==> flow/design.v <==
module rsmul (
    r_r, 
    r_i, 
    s_r, 
    mul_r, 
    mul_i
);
    input signed [5:0] r_r, r_i;
    input [1:0] s_r;
    output signed [8:0] mul_r, mul_i;
    wire signed [2:0] s;
    assign s = {1'b0, s_r};
    assign mul_r = s * r_r;
    assign mul_i = s * r_i;
endmodule
module ml_demodulator(
    i_clk,
    i_reset,
    i_trig,
    i_y_hat,
    i_r,
    i_rd_rdy,
    o_rd_vld,
    o_llr,
    o_hard_bit
);
input i_clk;
input i_reset;
input i_trig;
input [159:0] i_y_hat;
input [319:0] i_r;
input i_rd_rdy;
output o_rd_vld;
output [7:0] o_llr;
output o_hard_bit;
localparam IDLE = 0;
localparam R44_S = 4'd1;
localparam R33_S = 4'd2;
localparam R34_S = 4'd3;
localparam R22_S = 4'd4;
localparam BUF = 3'd1;
localparam CAL_AB = 3'd2;
localparam OUT = 3'd3;
localparam CAL_CD = 3'd4;
localparam CAL_EF = 3'd5;
localparam CAL_GH = 3'd6;
localparam COMPARE = 3'd7;
integer i, j, k, m, n, p, q;
wire       gclk1, gclk2, gclk3; 
wire [1:0] SQRT   = 2'b1_1;  
wire [39:0] r34, r23, r24, r12, r13, r14;
wire [19:0] r44, r33, r22, r11;
wire [39:0] y4, y3, y2, y1;
reg [9:0] r34_r_r, r24_r_r, r14_r_r, r23_r_r, r13_r_r, r12_r_r, r34_i_r, r24_i_r, r14_i_r, r23_i_r, r13_i_r, r12_i_r;
wire [9:0] r34_r_w, r24_r_w, r14_r_w, r23_r_w, r13_r_w, r12_r_w, r34_i_w, r24_i_w, r14_i_w, r23_i_w, r13_i_w, r12_i_w;
reg [9:0] r44_r_r, r33_r_r, r22_r_r, r11_r_r;
wire [9:0] r44_r_w, r33_r_w, r22_r_w, r11_r_w;
reg [7:0] y1_r_r, y2_r_r, y3_r_r, y4_r_r, y1_i_r, y2_i_r, y3_i_r, y4_i_r;
reg [7:0] y1_r_w, y2_r_w, y3_r_w, y4_r_w, y1_i_w, y2_i_w, y3_i_w, y4_i_w;
wire [8:0] rsmul_o_r, rsmul_o_i;
reg [5:0] rsmul_i_r_r, rsmul_i_r_i;
reg [1:0] rsmul_i_s_r;
reg [3:0] rs_state_r, rs_state_w;
reg [1:0] rs_count_r, rs_count_w;
reg [2:0] state_r, state_w;
reg [1:0] count_r, count_w;
reg [12:0] L_tmp_r[0:3];
reg [12:0] L_tmp_w[0:3];
reg [1:0] j2_path_r[0:3];
reg [1:0] j2_path_w[0:3];
reg [1:0] j1_path_r[0:3];
reg [1:0] j1_path_w[0:3];
reg [9:0] y_tmp_r, y_tmp_i;
reg [9:0] rs1r, rs1i, rs2r, rs2i, rs3r, rs3i, rs4r, rs4i;
reg [9:0] rs_other_r, rs_other_i;
reg signed [11:0] a, b;
reg signed [11:0] c, d;
reg signed [11:0] e[0:3];
reg signed [11:0] f[0:3];
reg signed [11:0] g[0:3];
reg signed [11:0] h[0:3];
reg [11:0] cal_tmp_r, cal_tmp_i;
reg [12:0] L_tmp1;
reg [12:0] L_tmp2;
reg [12:0] L_tmp3[0:3];
reg [12:0] L_tmp4[0:3];
reg [1:0] j3_r, j3_w, j4_r, j4_w, j2_r, j2_w, j1_r, j1_w;
reg [12:0] L_min1_r[0:3];
reg [12:0] L_min1_w[0:3];
reg [12:0] min_r;
reg [12:0] min_w;
reg [12:0] min_tmp[0:6];
reg [1:0] trace_r[0:3];
reg [1:0] trace_w[0:3];
reg [1:0] trace_tmp[0:2];
reg [143:0] output_buf_r, output_buf_w;
reg [7:0] buf_count_r, buf_count_w;
reg [7:0] buf_out_r, buf_out_w;
reg       gclk_detect_w, gclk_detect_r;
assign {r44, r34, r24, r14, r33, r23, r13, r22, r12, r11} = i_r;
assign {y4, y3, y2, y1} = i_y_hat;
assign r34_i_w = (i_trig) ? r34[39:30] : r34_i_r;
assign r34_r_w = (i_trig) ? r34[19:10] : r34_r_r;
assign r24_i_w = (i_trig) ? r24[39:30] : r24_i_r;
assign r24_r_w = (i_trig) ? r24[19:10] : r24_r_r;
assign r14_i_w = (i_trig) ? r14[39:30] : r14_i_r;
assign r14_r_w = (i_trig) ? r14[19:10] : r14_r_r;
assign r23_i_w = (i_trig) ? r23[39:32] : r23_i_r;
assign r23_r_w = (i_trig) ? r23[19:10] : r23_r_r;
assign r13_i_w = (i_trig) ? r13[39:30] : r13_i_r;
assign r13_r_w = (i_trig) ? r13[19:10] : r13_r_r;
assign r12_i_w = (i_trig) ? r12[39:30] : r12_i_r;
assign r12_r_w = (i_trig) ? r12[19:10] : r12_r_r;
assign r44_r_w = (i_trig) ? r44[19:10] : r44_r_r;
assign r33_r_w = (i_trig) ? r33[19:10] : r33_r_r;
assign r22_r_w = (i_trig) ? r22[19:10] : r22_r_r;
assign r11_r_w = (i_trig) ? r11[19:10] : r11_r_r;
assign o_llr = {o_hard_bit, 6'b0, 1'b1};
assign o_hard_bit = output_buf_r[buf_out_r];
assign o_rd_vld = i_rd_rdy & (buf_count_r != buf_out_r);
rsmul rsmul0(.r_r(rsmul_i_r_r), .r_i(rsmul_i_r_i), 
            .s_r(rsmul_i_s_r),  
            .mul_r(rsmul_o_r), .mul_i(rsmul_o_i));
always @(*) begin
    rs_state_w = rs_state_r;
    rs_count_w = rs_count_r;
    y4_i_w = y4_i_r;
    y4_r_w = y4_r_r;
    y3_i_w = y3_i_r;
    y3_r_w = y3_r_r;
    y2_i_w = y2_i_r;
    y2_r_w = y2_r_r;
    y1_i_w = y1_i_r;
    y1_r_w = y1_r_r;
    gclk_detect_w = 0;
    case (rs_state_r)
        IDLE: begin
            rsmul_i_r_i = 0;
            rsmul_i_r_r = 0;
            rsmul_i_s_r = 0;
            if (i_trig) begin
                rs_state_w = R44_S;
                y4_i_w = y4[38:33];
                y4_r_w = y4[18:13];
                y3_i_w = y3[38:33];
                y3_r_w = y3[18:13];
                y2_i_w = y2[38:33];
                y2_r_w = y2[18:13];
                y1_i_w = y1[38:33];
                y1_r_w = y1[18:13];
                gclk_detect_w = 1;
            end
            else rs_state_w = IDLE;
        end
        R44_S: begin
            gclk_detect_w = 1;
            rsmul_i_r_r = y4_r_r;
            rsmul_i_r_i = y4_i_r;
            rsmul_i_s_r = SQRT;
            y4_r_w = rsmul_o_r[7:0];
            y4_i_w = rsmul_o_i[7:0];
            rs_state_w = R33_S;
        end
        R33_S: begin
            gclk_detect_w = 1;
            rsmul_i_r_r = y3_r_r;
            rsmul_i_r_i = y3_i_r;
            rsmul_i_s_r = SQRT;
            y3_r_w = rsmul_o_r[7:0];
            y3_i_w = rsmul_o_i[7:0];
            rs_state_w = R34_S;
        end
        R34_S: begin
            gclk_detect_w = 1;
            rsmul_i_r_r = y2_r_r;
            rsmul_i_r_i = y2_i_r;
            rsmul_i_s_r = SQRT;
            y2_r_w = rsmul_o_r[7:0];
            y2_i_w = rsmul_o_i[7:0];
            rs_state_w = R22_S;
        end
        R22_S: begin
            gclk_detect_w = 1;
            rsmul_i_r_r = y1_r_r;
            rsmul_i_r_i = y1_i_r;
            rsmul_i_s_r = SQRT;
            y1_r_w = rsmul_o_r[7:0];
            y1_i_w = rsmul_o_i[7:0];
            rs_state_w = IDLE;
        end
        default: begin
            rs_state_w = rs_state_r;
            rs_count_w = rs_count_r;
            rsmul_i_r_i = 0;
            rsmul_i_r_r = 0;
            rsmul_i_s_r = 0;
        end
    endcase
end
always @(*) begin
    state_w = state_r;
    count_w = count_r;
    for (j = 0; j < 4; j = j + 1) begin
        L_tmp_w[j] = L_tmp_r[j];
        L_min1_w[j] = L_min1_r[j];
        trace_w[j] = trace_r[j];
        j2_path_w[j] = j2_path_r[j];
        j1_path_w[j] = j1_path_r[j];
    end
    j1_w = j1_r;
    j2_w = j2_r;
    j3_w = j3_r;
    j4_w = j4_r;
    min_w = min_r;
    output_buf_w = output_buf_r;
    buf_count_w = buf_count_r;
    rs4i = 0;
    y_tmp_r = 0;
    y_tmp_i = 0;
    rs_other_r = 0;
    rs_other_i = 0;
    rs4r = 0;
    case (state_r)
        IDLE: begin
            if (i_trig) begin
                state_w = BUF;
                count_w = 0;
            end
            else begin
                state_w = IDLE;
            end
        end
        BUF: begin
            if (count_r < 1) begin
                count_w = count_r + 1;
            end
            else begin
                count_w = 0;
                state_w = CAL_AB;
                j1_w = 0;
                j2_w = 0;
                j3_w = 0;
                j4_w = 0;
            end
        end
        CAL_AB: begin
            state_w = CAL_CD;
            y_tmp_r = {y4_r_r, 2'b0};
            y_tmp_i = {y4_i_r, 2'b0};
            rs4r = (r44_r_r ^ {{10{j4_r[0]}}, 1'b1});
            rs4i = (r44_r_r ^ {{10{j4_r[1]}}, 1'b1});
            rs_other_r = 0;
            rs_other_i = 0;
            a = $signed(y_tmp_r) - $signed(rs4r);
            b = $signed(y_tmp_i) - $signed(rs4i);
            if (a < 0) a = ~a;  
            if (b < 0) b = ~b;  
            L_tmp1 = a + b;
            L_tmp_w[0] = L_tmp1; 
            L_tmp_w[1] = L_tmp1; 
            L_tmp_w[2] = L_tmp1; 
            L_tmp_w[3] = L_tmp1; 
        end
        CAL_CD: begin
            state_w = CAL_EF;
            y_tmp_r = {y3_r_r, 2'b0};
            y_tmp_i = {y3_i_r, 2'b0};
            rs4r = (r34_r_r ^ {11{j4_r[0]}}) + (r34_i_r ^ {11{~j4_r[1]}});
            rs4i = (r34_r_r ^ {11{j4_r[1]}}) + (r34_i_r ^ {11{j4_r[0]}});
            cal_tmp_r = $signed(y_tmp_r) - $signed(rs4r);
            cal_tmp_i = $signed(y_tmp_i) - $signed(rs4i);
            for (m = 0; m < 4; m = m + 1) begin
                rs3r = r33_r_r ^ {11{m[0]}};
                rs3i = r33_r_r ^ {11{m[1]}};
                c = $signed(cal_tmp_r) - $signed(rs3r);
                d = $signed(cal_tmp_i) - $signed(rs3i);
                rs2r = 0;
                rs2i = 0;
                if (c < 0) c = ~c;  
                if (d < 0) d = ~d;  
                L_tmp2 = c + d;
                L_tmp_w[m] = L_tmp_r[m] + L_tmp2; 
            end
        end
        CAL_EF: begin
            j2_w = j2_r + 1;
            y_tmp_r = {y2_r_r, 2'b10};
            y_tmp_i = {y2_i_r, 2'b10};
            rs2r = r22_r_r ^ {11{j2_r[0]}};
            rs2i = r22_r_r ^ {11{j2_r[1]}};
            rs4r = (r24_r_r ^ {11{j4_r[0]}}) + (r24_i_r ^ {11{~j4_r[1]}});
            rs4i = (r24_r_r ^ {11{j4_r[1]}}) + (r24_i_r ^ {11{j4_r[0]}});
            cal_tmp_r = $signed(y_tmp_r) - $signed(rs4r) - $signed(rs2r);
            cal_tmp_i = $signed(y_tmp_i) - $signed(rs4i) - $signed(rs2i);
            for (m = 0; m < 4; m = m + 1) begin  
                rs3r = {r23_r_r ^ {{9{m[0]}}, 2'b0}} + {r23_i_r[7:0] ^ {9{~m[1]}}, 2'b00} ;
                rs3i = {r23_r_r[9:1] ^ {10{m[1]}}, 1'b0} + {r23_i_r[7:1] ^ {8{m[0]}}, 3'b0};
                e[m] = $signed(cal_tmp_r) - $signed(rs3r);
                f[m] = $signed(cal_tmp_i) - $signed(rs3i);
                if (e[m] < 0) e[m] = ~e[m];  
                if (f[m] < 0) f[m] = ~f[m];  
                L_tmp3[m] = e[m] + f[m];
                if (L_tmp3[m] <= L_min1_r[m] || j2_r == 2'b0) begin
                    L_min1_w[m] = L_tmp3[m];
                    j2_path_w[m] = j2_r;
                end
            end
            if (j2_r == 2'b11) begin
                state_w = CAL_GH;
            end
        end
        CAL_GH: begin
            if (count_r == 0 && j1_r == 0) begin
                L_tmp_w[0] = L_tmp_r[0] + L_min1_r[0];
                L_tmp_w[1] = L_tmp_r[1] + L_min1_r[1];
                L_tmp_w[2] = L_tmp_r[2] + L_min1_r[2];
                L_tmp_w[3] = L_tmp_r[3] + L_min1_r[3];
            end
            y_tmp_r = {y1_r_r, 2'b0};
            y_tmp_i = {y1_i_r, 2'b0};
            rs1r = r11_r_r ^ {11{j1_r[0]}};
            rs1i = r11_r_r ^ {11{j1_r[1]}};
            rs4r = (r14_r_r ^ {11{j4_r[0]}}) + (r14_i_r ^ {11{~j4_r[1]}});
            rs4i = (r14_r_r ^ {11{j4_r[1]}}) + (r14_i_r ^ {11{j4_r[0]}});
            cal_tmp_r = $signed(y_tmp_r) - $signed(rs4r) - $signed(rs1r);
            cal_tmp_i = $signed(y_tmp_i) - $signed(rs4i) - $signed(rs1i);
            if (count_r == 0) begin
                count_w = count_r + 1;
                for (m = 0; m < 2; m = m + 1) begin  
                    rs3r = (r13_r_r ^ {11{m[0]}}) + (r13_i_r ^ {11{~m[1]}});
                    rs3i = (r13_r_r ^ {11{m[1]}}) + (r13_i_r ^ {11{m[0]}});
                    rs2r = (r12_r_r ^ {11{j2_path_r[m][0]}}) + (r12_i_r ^ {11{~j2_path_r[m][1]}});
                    rs2i = (r12_r_r ^ {11{j2_path_r[m][1]}}) + (r12_i_r ^ {11{j2_path_r[m][0]}});
                    g[m] = $signed(cal_tmp_r) - $signed(rs2r) - $signed(rs3r);
                    h[m] = $signed(cal_tmp_i) - $signed(rs2i) - $signed(rs3i);
                    if (g[m] < 0) g[m] = ~g[m];  
                    if (h[m] < 0) h[m] = ~h[m];  
                    L_tmp4[m] = g[m] + h[m];
                    if (L_tmp4[m] <= L_min1_r[m] || j1_r == 2'b0) begin
                        L_min1_w[m] = L_tmp4[m];
                        j1_path_w[m] = j1_r;
                    end
                end
            end
            else begin
                count_w = 0;
                j1_w = j1_r + 1;
                for (m = 2; m < 4; m = m + 1) begin  
                    rs3r = (r13_r_r ^ {11{m[0]}}) + (r13_i_r ^ {11{~m[1]}});
                    rs3i = (r13_r_r ^ {11{m[1]}}) + (r13_i_r ^ {11{m[0]}});
                    rs2r = (r12_r_r ^ {11{j2_path_r[m][0]}}) + (r12_i_r ^ {11{~j2_path_r[m][1]}});
                    rs2i = (r12_r_r ^ {11{j2_path_r[m][1]}}) + (r12_i_r ^ {11{j2_path_r[m][0]}});
                    g[m] = $signed(cal_tmp_r) - $signed(rs2r) - $signed(rs3r);
                    h[m] = $signed(cal_tmp_i) - $signed(rs2i) - $signed(rs3i);
                    if (g[m] < 0) g[m] = ~g[m];  
                    if (h[m] < 0) h[m] = ~h[m];  
                    L_tmp4[m] = g[m] + h[m];
                    if (L_tmp4[m] <= L_min1_r[m] || j1_r == 2'b0) begin
                        L_min1_w[m] = L_tmp4[m];
                        j1_path_w[m] = j1_r;
                    end
                end
            end
            if (j1_r == 2'b11 && count_r[0] == 1'b1) begin
                state_w = COMPARE;
            end
        end
        COMPARE: begin
            j4_w = j4_r + 1;
            min_tmp[0] = L_tmp_r[0] + L_min1_r[0];
            min_tmp[1] = L_tmp_r[1] + L_min1_r[1];
            min_tmp[2] = L_tmp_r[2] + L_min1_r[2];
            min_tmp[3] = L_tmp_r[3] + L_min1_r[3];
            if (min_tmp[0] > min_tmp[1]) begin
                min_tmp[4] = min_tmp[1];
                trace_tmp[0] = 1;
            end
            else begin
                min_tmp[4] = min_tmp[0];
                trace_tmp[0] = 0;
            end
            if (min_tmp[2] > min_tmp[3]) begin
                min_tmp[5] = min_tmp[3];
                trace_tmp[1] = 3;
            end
            else begin
                min_tmp[5] = min_tmp[2];
                trace_tmp[1] = 2;
            end
            if (min_tmp[4] > min_tmp[5]) begin
                min_tmp[6] = min_tmp[5];
                trace_tmp[2] = trace_tmp[1];
            end
            else begin
                min_tmp[6] = min_tmp[4];
                trace_tmp[2] = trace_tmp[0];
            end
            if ((min_tmp[6] < min_r) || j4_r == 2'b0) begin
                min_w = min_tmp[6];
                trace_w[0] = j1_path_w[trace_tmp[2]];
                trace_w[1] = j2_path_r[trace_tmp[2]];
                trace_w[2] = trace_tmp[2];
                trace_w[3] = j4_r;
            end
            if (j4_r == 2'b11) begin
                state_w = OUT;
            end
            else begin
                state_w = CAL_AB;
            end
        end
        OUT: begin
            output_buf_w[buf_count_r] = trace_r[0][0];
            output_buf_w[buf_count_r + 1] = trace_r[0][1];
            output_buf_w[buf_count_r + 2] = trace_r[1][0];
            output_buf_w[buf_count_r + 3] = trace_r[1][1];
            output_buf_w[buf_count_r + 4] = trace_r[2][0];
            output_buf_w[buf_count_r + 5] = trace_r[2][1];
            output_buf_w[buf_count_r + 6] = trace_r[3][0];
            output_buf_w[buf_count_r + 7] = trace_r[3][1];
            if (buf_count_r != 8'd136) buf_count_w = buf_count_r + 8;
            else buf_count_w = 0;
            state_w = IDLE;
        end
        default: state_w = IDLE;
    endcase
end
always @(*) begin
    buf_out_w = buf_out_r;
    if (i_rd_rdy) begin
        if (o_rd_vld) begin
            if (buf_out_r == 8'd143) buf_out_w = 8'd0;
            else buf_out_w = buf_out_r + 1;
        end
    end
end
always @(posedge i_clk or posedge i_reset) begin
    if (i_reset) begin
        for (j = 0; j < 4; j = j + 1) begin
            L_tmp_r[j] <= 0;
            L_min1_r[j] <= 13'b1_1111_1111_1111;
            trace_r[j] <= 0;
            j2_path_r[j] <= 0;
            j1_path_r[j] <= 0;
        end
        r34_i_r <= 0;
        r34_r_r <= 0;
        r24_i_r <= 0;
        r24_r_r <= 0;
        r14_i_r <= 0;
        r14_r_r <= 0;
        r23_i_r <= 0;
        r23_r_r <= 0;
        r13_i_r <= 0;
        r13_r_r <= 0;
        r12_i_r <= 0;
        r12_r_r <= 0;
        r44_r_r <= 0;
        r33_r_r <= 0;
        r22_r_r <= 0;
        r11_r_r <= 0;
        y4_i_r <=  0;
        y4_r_r <=  0;
        y3_i_r <=  0;
        y3_r_r <=  0;
        y2_i_r <=  0;
        y2_r_r <=  0;
        y1_i_r <=  0;
        y1_r_r <=  0;
        rs_state_r <= IDLE;
        rs_count_r <= 0;
        state_r <= IDLE;
        count_r <= 0;
        j1_r <= 0;
        j2_r <= 0;
        j3_r <= 0;
        j4_r <= 0;
        min_r <= 0;
        output_buf_r <= 0;
        buf_count_r <= 0;
        buf_out_r <= 0;
        gclk_detect_r <= 0;
    end
    else begin
        for (j = 0; j < 4; j = j + 1) begin
            L_tmp_r[j] <= L_tmp_w[j];
            L_min1_r[j] <= L_min1_w[j];
            trace_r[j] <= trace_w[j];
            j2_path_r[j] <= j2_path_w[j];
            j1_path_r[j] <= j1_path_w[j];
        end
        r34_i_r <= r34_i_w;
        r34_r_r <= r34_r_w;
        r24_i_r <= r24_i_w;
        r24_r_r <= r24_r_w;
        r14_i_r <= r14_i_w;
        r14_r_r <= r14_r_w;
        r23_i_r <= r23_i_w;
        r23_r_r <= r23_r_w;
        r13_i_r <= r13_i_w;
        r13_r_r <= r13_r_w;
        r12_i_r <= r12_i_w;
        r12_r_r <= r12_r_w;
        r44_r_r <= r44_r_w;
        r33_r_r <= r33_r_w;
        r22_r_r <= r22_r_w;
        r11_r_r <= r11_r_w;
        y4_i_r <=  y4_i_w;
        y4_r_r <=  y4_r_w;
        y3_i_r <=  y3_i_w;
        y3_r_r <=  y3_r_w;
        y2_i_r <=  y2_i_w;
        y2_r_r <=  y2_r_w;
        y1_i_r <=  y1_i_w;
        y1_r_r <=  y1_r_w;
        rs_state_r <= rs_state_w;
        rs_count_r <= rs_count_w;
        state_r <= state_w;
        count_r <= count_w;
        j1_r <= j1_w;
        j2_r <= j2_w;
        j3_r <= j3_w;
        j4_r <= j4_w;
        min_r <= min_w;
        output_buf_r <= output_buf_w;
        buf_count_r <= buf_count_w;
        buf_out_r <= buf_out_w;
        gclk_detect_r <= gclk_detect_w;
    end
end
endmodule
==> reports on ml_demodulator <==
* Tool chain data of ml_demodulator
Each step is given for the RTL above and for the edited RTL. "original" refers to lines of the RTL above, "edited" to lines of the edited file. "change" is "edited" less "original", of the values as shown; "rel. change" is that difference over "original", in percent. Cell names lack the library's common part. The mark -- stands for no value.
Design: top module ml_demodulator, clock input i_clk, library sky130hd, library corner tt_025C_1v80

* Diff
Unified diff, file above to edited file. The edited RTL no longer does the same as the RTL above: the edit was made by script, with no optimisation intended.
begin of diff
@@ -18,5 +18,5 @@
     i_reset,
     i_trig,
-    i_y_hat,
+    i_y_hat_i,
     i_r,
     i_rd_rdy,
@@ -28,5 +28,5 @@
 input i_reset;
 input i_trig;
-input [159:0] i_y_hat;
+input [159:0] i_y_hat_i;
 input [319:0] i_r;
 input i_rd_rdy;
@@ -34,4 +34,6 @@
 output [7:0] o_llr;
 output o_hard_bit;
+reg [159:0] i_y_hat;
+always @(posedge i_clk) i_y_hat <= i_y_hat_i;
 localparam IDLE = 0;
 localparam R44_S = 4'd1;
end of diff

* Elaborated design
Counts by Yosys on the flattened word-level netlist (proc, flatten, opt, wreduce). Print and check cells are left out.
Operators by class:
- muxes and demuxes | original 128, edited 128, change 0, rel. change 0.00%
- reduce/logical cells | original 58, edited 58, change 0, rel. change 0.00%
- $mul | original 2, edited 2, change 0, rel. change 0.00%
- bitwise operators | original 102, edited 102, change 0, rel. change 0.00%
- eq/ne operators | original 37, edited 37, change 0, rel. change 0.00%
- add/subtract/negate cells | original 108, edited 108, change 0, rel. change 0.00%
- magnitude comparators | original 35, edited 35, change 0, rel. change 0.00%
- shift operators | original 17, edited 17, change 0, rel. change 0.00%
Operators by type and width:
- 2-bit two-way mux | original 35, edited 35, change 0, rel. change 0.00%
- 10-bit XOR | original 34, edited 34, change 0, rel. change 0.00%
- 10-bit adder | original 26, edited 26, change 0, rel. change 0.00%
- 12-bit two-way mux | original 26, edited 26, change 0, rel. change 0.00%
- 12-bit by 10-bit subtractor with 12-bit output | original 24, edited 24, change 0, rel. change 0.00%
- 13-bit two-way mux | original 21, edited 21, change 0, rel. change 0.00%
- 12-bit by 1-bit less-than comparator with 1-bit output with constant B | original 20, edited 20, change 0, rel. change 0.00%
- 12-bit inverter | original 20, edited 20, change 0, rel. change 0.00%
- 2-bit != test with constant B | original 17, edited 17, change 0, rel. change 0.00%
- 1-bit inverter | original 14, edited 14, change 0, rel. change 0.00%
- 2-bit AND reduction | original 14, edited 14, change 0, rel. change 0.00%
- 12-bit by 12-bit adder with 13-bit output | original 13, edited 13, change 0, rel. change 0.00%
- 8-bit two-way mux | original 11, edited 11, change 0, rel. change 0.00%
- 1-bit logical OR | original 9, edited 9, change 0, rel. change 0.00%
- 13-bit adder | original 8, edited 8, change 0, rel. change 0.00%
- 144-bit AND | original 8, edited 8, change 0, rel. change 0.00%
- 13-bit <= comparator | original 8, edited 8, change 0, rel. change 0.00%
- 144-bit inverter | original 8, edited 8, change 0, rel. change 0.00%
- 144-bit bitwise OR | original 8, edited 8, change 0, rel. change 0.00%
- 8-bit parallel mux with 2-bit select | original 8, edited 8, change 0, rel. change 0.00%
- 10-bit by 10-bit subtractor with 11-bit output | original 8, edited 8, change 0, rel. change 0.00%
- 11-bit by 10-bit subtractor with 12-bit output | original 8, edited 8, change 0, rel. change 0.00%
- 9-bit negator with 33-bit output | original 7, edited 7, change 0, rel. change 0.00%
- 1-bit by 33-bit variable shift with 144-bit output | original 7, edited 7, change 0, rel. change 0.00%
- 1-bit by 33-bit variable shift with 144-bit output with constant A | original 7, edited 7, change 0, rel. change 0.00%
- 3-bit AND reduction | original 6, edited 6, change 0, rel. change 0.00%
- 2-bit equality test with constant B | original 5, edited 5, change 0, rel. change 0.00%
- 2-bit zero test | original 5, edited 5, change 0, rel. change 0.00%
Not every row of either side is listed.
Storage and ports:
- input bits | original 484, edited 484, change 0, rel. change 0.00%
- output and inout bits | original 10, edited 10, change 0, rel. change 0.00%
- elaborated cells | original 541, edited 542, change +1, rel. change +0.18%
- bits in registers | original 538, edited 697, change +159, rel. change +29.55%

* Longest topological paths
Longest topological path by Yosys (ltp), each cell counted once; first at word level (registers and memories cut), then after technology mapping (sequential cells cut; the memories' decode and read muxes count).
Logic depth:
- depth after elaboration | original 20, edited 20, change 0, rel. change 0.00%
- ABC_AREA | original 0, edited 0
- mapped depth | original 49, edited 47, change -2, rel. change -4.08%
- mapped depth without buffers | original 45, edited 43, change -2, rel. change -4.44%

* Mapped cells and area
Yosys stat after the flow's synthesis: flattened, memories mapped to cells. It holds for the ABC_AREA given above (unset counts as 0); a run with the other value may have another netlist.
Mapped netlist:
- flip-flops | original 541, edited 589, change +48, rel. change +8.87%
- area of sequential cells (um2) | original 13605.5, edited 14566.5, change +961.0, rel. change +7.06%
- cell count | original 7066, edited 7322, change +256, rel. change +3.62%
- buffers | original 238, edited 247, change +9, rel. change +3.78%
- chip area (Yosys) (um2) | original 63601.0, edited 65897.0, change +2296.0, rel. change +3.61%
Cell types:
- xnor2_1 | original 793, edited 730, change -63, rel. change -7.94%
- nor2_1 | original 319, edited 374, change +55, rel. change +17.24%
- a21oi_1 | original 452, edited 401, change -51, rel. change -11.28%
- dfxtp_1 | original 0, edited 48, change +48
- inv_1 | original 740, edited 699, change -41, rel. change -5.54%
- o21ai_0 | original 469, edited 509, change +40, rel. change +8.53%
- nor3_1 | original 102, edited 140, change +38, rel. change +37.25%
- nand3_1 | original 63, edited 99, change +36, rel. change +57.14%
- nand2b_1 | original 50, edited 19, change -31, rel. change -62.00%
- or3_1 | original 23, edited 51, change +28, rel. change +121.74%
- o21bai_1 | original 144, edited 117, change -27, rel. change -18.75%
- nor4_1 | original 15, edited 42, change +27, rel. change +180.00%
- clkbuf_1 | original 145, edited 168, change +23, rel. change +15.86%
- and3_1 | original 20, edited 41, change +21, rel. change +105.00%
- a211oi_1 | original 19, edited 40, change +21, rel. change +110.53%
- nand2_1 | original 490, edited 509, change +19, rel. change +3.88%
- mux2i_1 | original 153, edited 170, change +17, rel. change +11.11%
- o311ai_0 | original 2, edited 17, change +15, rel. change +750.00%
Not every row of either side is listed. The figures by module come from a second, unflattened synthesis with its own total; it is not the netlist above.
Unflattened totals:
- cell total of the unflattened synthesis | original 7274, edited 7134, change -140, rel. change -1.92%
- area (unflattened synthesis) (um2) | original 65477.8, edited 64863.5, change -614.3, rel. change -0.94%
Each row is one instance without its submodules.
By module, original:
- ml_demodulator | seq. area 13605.5 um2, cells 7165, instances 1, area 64649.5 um2
- rsmul | seq. area 0.0 um2, cells 109, instances 1, area 828.3 um2
By module, edited:
- ml_demodulator | seq. area 14566.5 um2, cells 7025, instances 1, area 64035.2 um2
- rsmul | seq. area 0.0 um2, cells 109, instances 1, area 828.3 um2

* Timing after synthesis
Source: OpenSTA report_checks on the synthesized netlist (no wires, ideal clock, input and output delay 20% of the period each), path of least setup slack; recovery checks are left aside. Register names are those of the netlist, which keeps one name where synthesis merged equal registers.
Path post-synthesis:
- path type | original register -> register, edited register -> register
- from | original register j4_r[1], edited register j4_r[0]
- to | original register j2_path_r[2][0], edited register L_min1_r[3][12]
- arrival (ns) | original 10.156, edited 9.869, change -0.287, rel. change -2.83%
- path buffers | original 4, edited 4, change 0, rel. change 0.00%
- library setup time (ns) | original 0.125, edited 0.078, change -0.047
- path slack (ns) | original 0.719, edited 1.054, change +0.335
- time at the first pin (ns) | original 0.000, edited 0.000, change 0.000
- stages | original 48, edited 46, change -2, rel. change -4.17%
- data required time (ns) | original 10.875, edited 10.922, change +0.047, rel. change +0.43%
- period (ns) | original 11.0, edited 11.0, change 0.0, rel. change 0.00%
- path delay (ns) | original 10.281, edited 9.947, change -0.334, rel. change -3.25%
- synthesis period reached (ns) | original 10.281, edited 9.946, change -0.335, rel. change -3.26%
"path delay" = arrival - input delay + setup time. "stages": output pins that drive a net of the path, with the launching flip-flop's if there is one; two outputs of one cell count as two. "synthesis period reached" = period - worst setup slack (recovery checks aside). The figure is calculated, with input and output delays left at 20% of the set period. Between the ends stands the longest chain of elaborated cells between them, by number of cells; it is not shown to be the way that was timed. Of several equally long chains one is given. A line is the first line of the expression or statement that the cell stems from. Yosys adds cells for indexed reads and writes and turns some case tables into memories.
On the way, post-synthesis, original: cell sequence dfrtp_1 clkbuf_1 buf_1 buf_1 xnor2_1 ha_1 inv_1 fa_1 inv_1 a21oi_1 o21ai_0 a21oi_1 o21bai_1 a21o_1 a21oi_1 xor2_1 fa_1 ha_1 (+12 left out) inv_1 fa_1 nor2b_1 o21ai_0 a21boi_0 o21ai_0 nor2b_1 xnor2_1 ha_1 a21o_1 a21o_1 a21oi_1 o21ai_0 a21oi_1 nor2b_1 o31ai_1 nor2b_1 mux2_2, length of the longest elaborated chain 13, elaborated cells on any way between the ends 24, those cells by class add/sub: 9; compare: 3; eq/ne: 1; mux: 4; logic: 5; reduce/logical: 2
RTL lines, path post-synthesis, original:
- start: declaration | RTL line 87 | reg [1:0] j3_r, j3_w, j4_r, j4_w, j2_r, j2_w, j1_r, j1_w;
- start: assignment | RTL line 477 | j4_r <= 0;
- start: assignment | RTL line 523 | j4_r <= j4_w;
- 1-bit inverter | RTL line 291 | rs4r = (r24_r_r ^ {11{j4_r[0]}}) + (r24_i_r ^ {11{~j4_r[1]}});
- 10-bit XOR | RTL line 291
- 10-bit adder | RTL line 291
- 10-bit by 10-bit subtractor with 11-bit output | RTL line 293 | cal_tmp_r = $signed(y_tmp_r) - $signed(rs4r) - $signed(rs2r);
- 11-bit by 10-bit subtractor with 12-bit output | RTL line 293
- 12-bit by 10-bit subtractor with 12-bit output | RTL line 298 | e[m] = $signed(cal_tmp_r) - $signed(rs3r);
- 12-bit by 1-bit less-than comparator with 1-bit output | RTL line 300 | if (e[m] < 0) e[m] = ~e[m];
- 12-bit two-way mux | RTL line 300
- 12-bit by 12-bit adder with 13-bit output | RTL line 302 | L_tmp3[m] = e[m] + f[m];
- 13-bit <= comparator | RTL line 303 | if (L_tmp3[m] <= L_min1_r[m] || j2_r == 2'b0) begin
- 1-bit logical OR | RTL line 303
- 2-bit two-way mux | RTL line 303
- 2-bit two-way mux | RTL line 223 | case (state_r)
- end: assignment | RTL line 443 | j2_path_r[j] <= 0;
- end: assignment | RTL line 489 | j2_path_r[j] <= j2_path_w[j];
- end: declaration | RTL line 69 | reg [1:0] j2_path_r[0:3];
On the way, post-synthesis, edited: cell sequence dfrtp_1 clkbuf_1 clkbuf_1 xor2_1 ha_1 fa_1 a21oi_1 nor2_1 nor2_1 o21bai_1 a21oi_1 xnor2_1 fa_1 inv_1 ha_1 nand2_1 o21ai_0 or2_2 (+10 left out) xnor2_1 ha_1 fa_1 a21o_1 a211oi_1 nor2_1 o41ai_1 o21ai_0 xor2_1 ha_1 nand4_1 or3_1 nand2_1 nor2_1 o21ai_0 nand3_1 buf_1 and2_1, length of the longest elaborated chain 14, elaborated cells on any way between the ends 47, source lines of those cells 22, those cells by class add/sub: 20; compare: 6; eq/ne: 2; mux: 8; logic: 8; reduce/logical: 3
RTL lines, path post-synthesis, edited:
- start: declaration | RTL line 89 | reg [1:0] j3_r, j3_w, j4_r, j4_w, j2_r, j2_w, j1_r, j1_w;
- start: assignment | RTL line 479 | j4_r <= 0;
- start: assignment | RTL line 525 | j4_r <= j4_w;
- 10-bit XOR | RTL line 325 | rs4r = (r14_r_r ^ {11{j4_r[0]}}) + (r14_i_r ^ {11{~j4_r[1]}});
- 10-bit adder | RTL line 325
- 10-bit by 10-bit subtractor with 11-bit output | RTL line 327 | cal_tmp_r = $signed(y_tmp_r) - $signed(rs4r) - $signed(rs1r);
- 11-bit by 10-bit subtractor with 12-bit output | RTL line 327
- 12-bit by 10-bit subtractor with 12-bit output x2 | RTL line 355 | g[m] = $signed(cal_tmp_r) - $signed(rs2r) - $signed(rs3r);
- 12-bit by 1-bit less-than comparator with 1-bit output | RTL line 357 | if (g[m] < 0) g[m] = ~g[m];
- 12-bit two-way mux | RTL line 357
- 12-bit by 12-bit adder with 13-bit output | RTL line 359 | L_tmp4[m] = g[m] + h[m];
- 13-bit <= comparator | RTL line 360 | if (L_tmp4[m] <= L_min1_r[m] || j1_r == 2'b0) begin
- 1-bit logical OR | RTL line 360
- 13-bit two-way mux | RTL line 360
- 13-bit two-way mux | RTL line 329 | if (count_r == 0) begin
- 13-bit parallel mux with 2-bit select | RTL line 225 | case (state_r)
- end: assignment | RTL line 443 | L_min1_r[j] <= 13'b1_1111_1111_1111;
- end: assignment | RTL line 489 | L_min1_r[j] <= L_min1_w[j];
- end: declaration | RTL line 90 | reg [12:0] L_min1_r[0:3];

* Path in the finished layout
From the final timing report of the runs of set A: the path of least setup slack in the routed layout; clock arrival at registers is part of the times.
Path after layout:
- path type | original register -> register, edited register -> register
- from | original register j4_r[0], edited register j4_r[0]
- to | original register j2_path_r[1][1], edited register j2_path_r[2][0]
- period (ns) | original 11.0, edited 11.0, change 0.0, rel. change 0.00%
- path buffers | original 2, edited 2, change 0, rel. change 0.00%
- stages | original 45, edited 43, change -2, rel. change -4.44%
- data required time (ns) | original 11.57, edited 11.59, change +0.02, rel. change +0.17%
- time at the first pin (ns) | original 0.66, edited 0.73, change +0.07, rel. change +10.61%
- library setup time (ns) | original 0.12, edited 0.11, change -0.01
- path slack (ns) | original 0.53, edited 0.60, change +0.07
- arrival (ns) | original 11.04, edited 10.99, change -0.05, rel. change -0.45%
Between the ends stands the longest chain of elaborated cells between them, by number of cells; it is not shown to be the way that was timed. Of several equally long chains one is given.
On the way, after layout, original: cell sequence dfrtp_4 xor2_1 ha_1 inv_1 fa_1 inv_1 a21oi_1 o21ai_0 a21oi_1 o21bai_1 a21o_1 a21oi_1 xor2_1 fa_1 ha_1 ha_1 or4_1 nand2_1 (+9 left out) ha_1 inv_1 fa_1 nor2b_1 o21ai_0 a21boi_0 o21ai_0 a21oi_1 a31oi_1 xnor2_1 ha_1 o21a_1 o22ai_1 or4_1 a21oi_1 buf_4 nor2_2 mux2_2, length of the longest elaborated chain 12, elaborated cells on any way between the ends 23, source lines of those cells 11, those cells by class add/sub: 9; compare: 3; eq/ne: 1; mux: 4; logic: 4; reduce/logical: 2
RTL lines, path after layout, original:
- start: declaration | RTL line 87 | reg [1:0] j3_r, j3_w, j4_r, j4_w, j2_r, j2_w, j1_r, j1_w;
- start: assignment | RTL line 477 | j4_r <= 0;
- start: assignment | RTL line 523 | j4_r <= j4_w;
- 10-bit XOR | RTL line 291 | rs4r = (r24_r_r ^ {11{j4_r[0]}}) + (r24_i_r ^ {11{~j4_r[1]}});
- 10-bit adder | RTL line 291
- 10-bit by 10-bit subtractor with 11-bit output | RTL line 293 | cal_tmp_r = $signed(y_tmp_r) - $signed(rs4r) - $signed(rs2r);
- 11-bit by 10-bit subtractor with 12-bit output | RTL line 293
- 12-bit by 10-bit subtractor with 12-bit output | RTL line 298 | e[m] = $signed(cal_tmp_r) - $signed(rs3r);
- 12-bit by 1-bit less-than comparator with 1-bit output | RTL line 300 | if (e[m] < 0) e[m] = ~e[m];
- 12-bit two-way mux | RTL line 300
- 12-bit by 12-bit adder with 13-bit output | RTL line 302 | L_tmp3[m] = e[m] + f[m];
- 13-bit <= comparator | RTL line 303 | if (L_tmp3[m] <= L_min1_r[m] || j2_r == 2'b0) begin
- 1-bit logical OR | RTL line 303
- 2-bit two-way mux | RTL line 303
- 2-bit two-way mux | RTL line 223 | case (state_r)
- end: assignment | RTL line 443 | j2_path_r[j] <= 0;
- end: assignment | RTL line 489 | j2_path_r[j] <= j2_path_w[j];
- end: declaration | RTL line 69 | reg [1:0] j2_path_r[0:3];
On the way, after layout, edited: cell sequence dfrtp_4 xor2_1 ha_1 inv_1 fa_1 inv_1 a21oi_1 o21ai_0 a21oi_1 o21bai_1 a21o_1 a21oi_1 xor2_1 fa_1 ha_1 ha_1 or4_1 nand2_1 (+7 left out) buf_4 xnor2_1 ha_1 a21o_1 a211oi_1 o21ai_0 a31o_2 a21oi_1 o21ai_0 ha_1 nor4_1 nor3_1 o21ai_0 nor2_1 o21ai_0 buf_4 nand2_1 mux2_2, length of the longest elaborated chain 12, elaborated cells on any way between the ends 23, source lines of those cells 11, those cells by class add/sub: 9; compare: 3; eq/ne: 1; mux: 4; logic: 4; reduce/logical: 2
RTL lines, path after layout, edited:
- start: declaration | RTL line 89 | reg [1:0] j3_r, j3_w, j4_r, j4_w, j2_r, j2_w, j1_r, j1_w;
- start: assignment | RTL line 479 | j4_r <= 0;
- start: assignment | RTL line 525 | j4_r <= j4_w;
- 10-bit XOR | RTL line 293 | rs4r = (r24_r_r ^ {11{j4_r[0]}}) + (r24_i_r ^ {11{~j4_r[1]}});
- 10-bit adder | RTL line 293
- 10-bit by 10-bit subtractor with 11-bit output | RTL line 295 | cal_tmp_r = $signed(y_tmp_r) - $signed(rs4r) - $signed(rs2r);
- 11-bit by 10-bit subtractor with 12-bit output | RTL line 295
- 12-bit by 10-bit subtractor with 12-bit output | RTL line 300 | e[m] = $signed(cal_tmp_r) - $signed(rs3r);
- 12-bit by 1-bit less-than comparator with 1-bit output | RTL line 302 | if (e[m] < 0) e[m] = ~e[m];
- 12-bit two-way mux | RTL line 302
- 12-bit by 12-bit adder with 13-bit output | RTL line 304 | L_tmp3[m] = e[m] + f[m];
- 13-bit <= comparator | RTL line 305 | if (L_tmp3[m] <= L_min1_r[m] || j2_r == 2'b0) begin
- 1-bit logical OR | RTL line 305
- 2-bit two-way mux | RTL line 305
- 2-bit two-way mux | RTL line 225 | case (state_r)
- end: assignment | RTL line 445 | j2_path_r[j] <= 0;
- end: assignment | RTL line 491 | j2_path_r[j] <= j2_path_w[j];
- end: declaration | RTL line 71 | reg [1:0] j2_path_r[0:3];

* Flow runs
Runs of the flow (Yosys, OpenROAD) on both versions; the two runs of a pair have the same settings. The constraints put input and output delay at 20% of the set period each and load the outputs with 0.01 pF.
Flow settings, set A: CORE_UTILIZATION 40, PLACE_DENSITY 0.6, period_ns 11.0, CAP_MARGIN 20, CORE_MARGIN 2, SLEW_MARGIN 20
Final reports, set A:
- achieved period (ns) | original 10.470, edited 10.398, change -0.072, rel. change -0.69%
- worst hold slack in the final report (ns) | original 0.469, edited 0.423, change -0.046
- std-cell area (final layout) (um2) | original 70970.6, edited 73554.3, change +2583.7, rel. change +3.64%
- setup slack of the worst path (ns) | original 0.530, edited 0.602, change +0.072
- netlist area reported by Yosys (um2) | original 63601.0, edited 65897.0, change +2296.0, rel. change +3.61%
- full die area (um2) | original 162208.0, edited 168006.0, change +5798.0, rel. change +3.57%
By "achieved period" is meant the clock period of the run minus its worst setup slack. This is arithmetic on one report: input and output delays are still those of the set period (20% each).
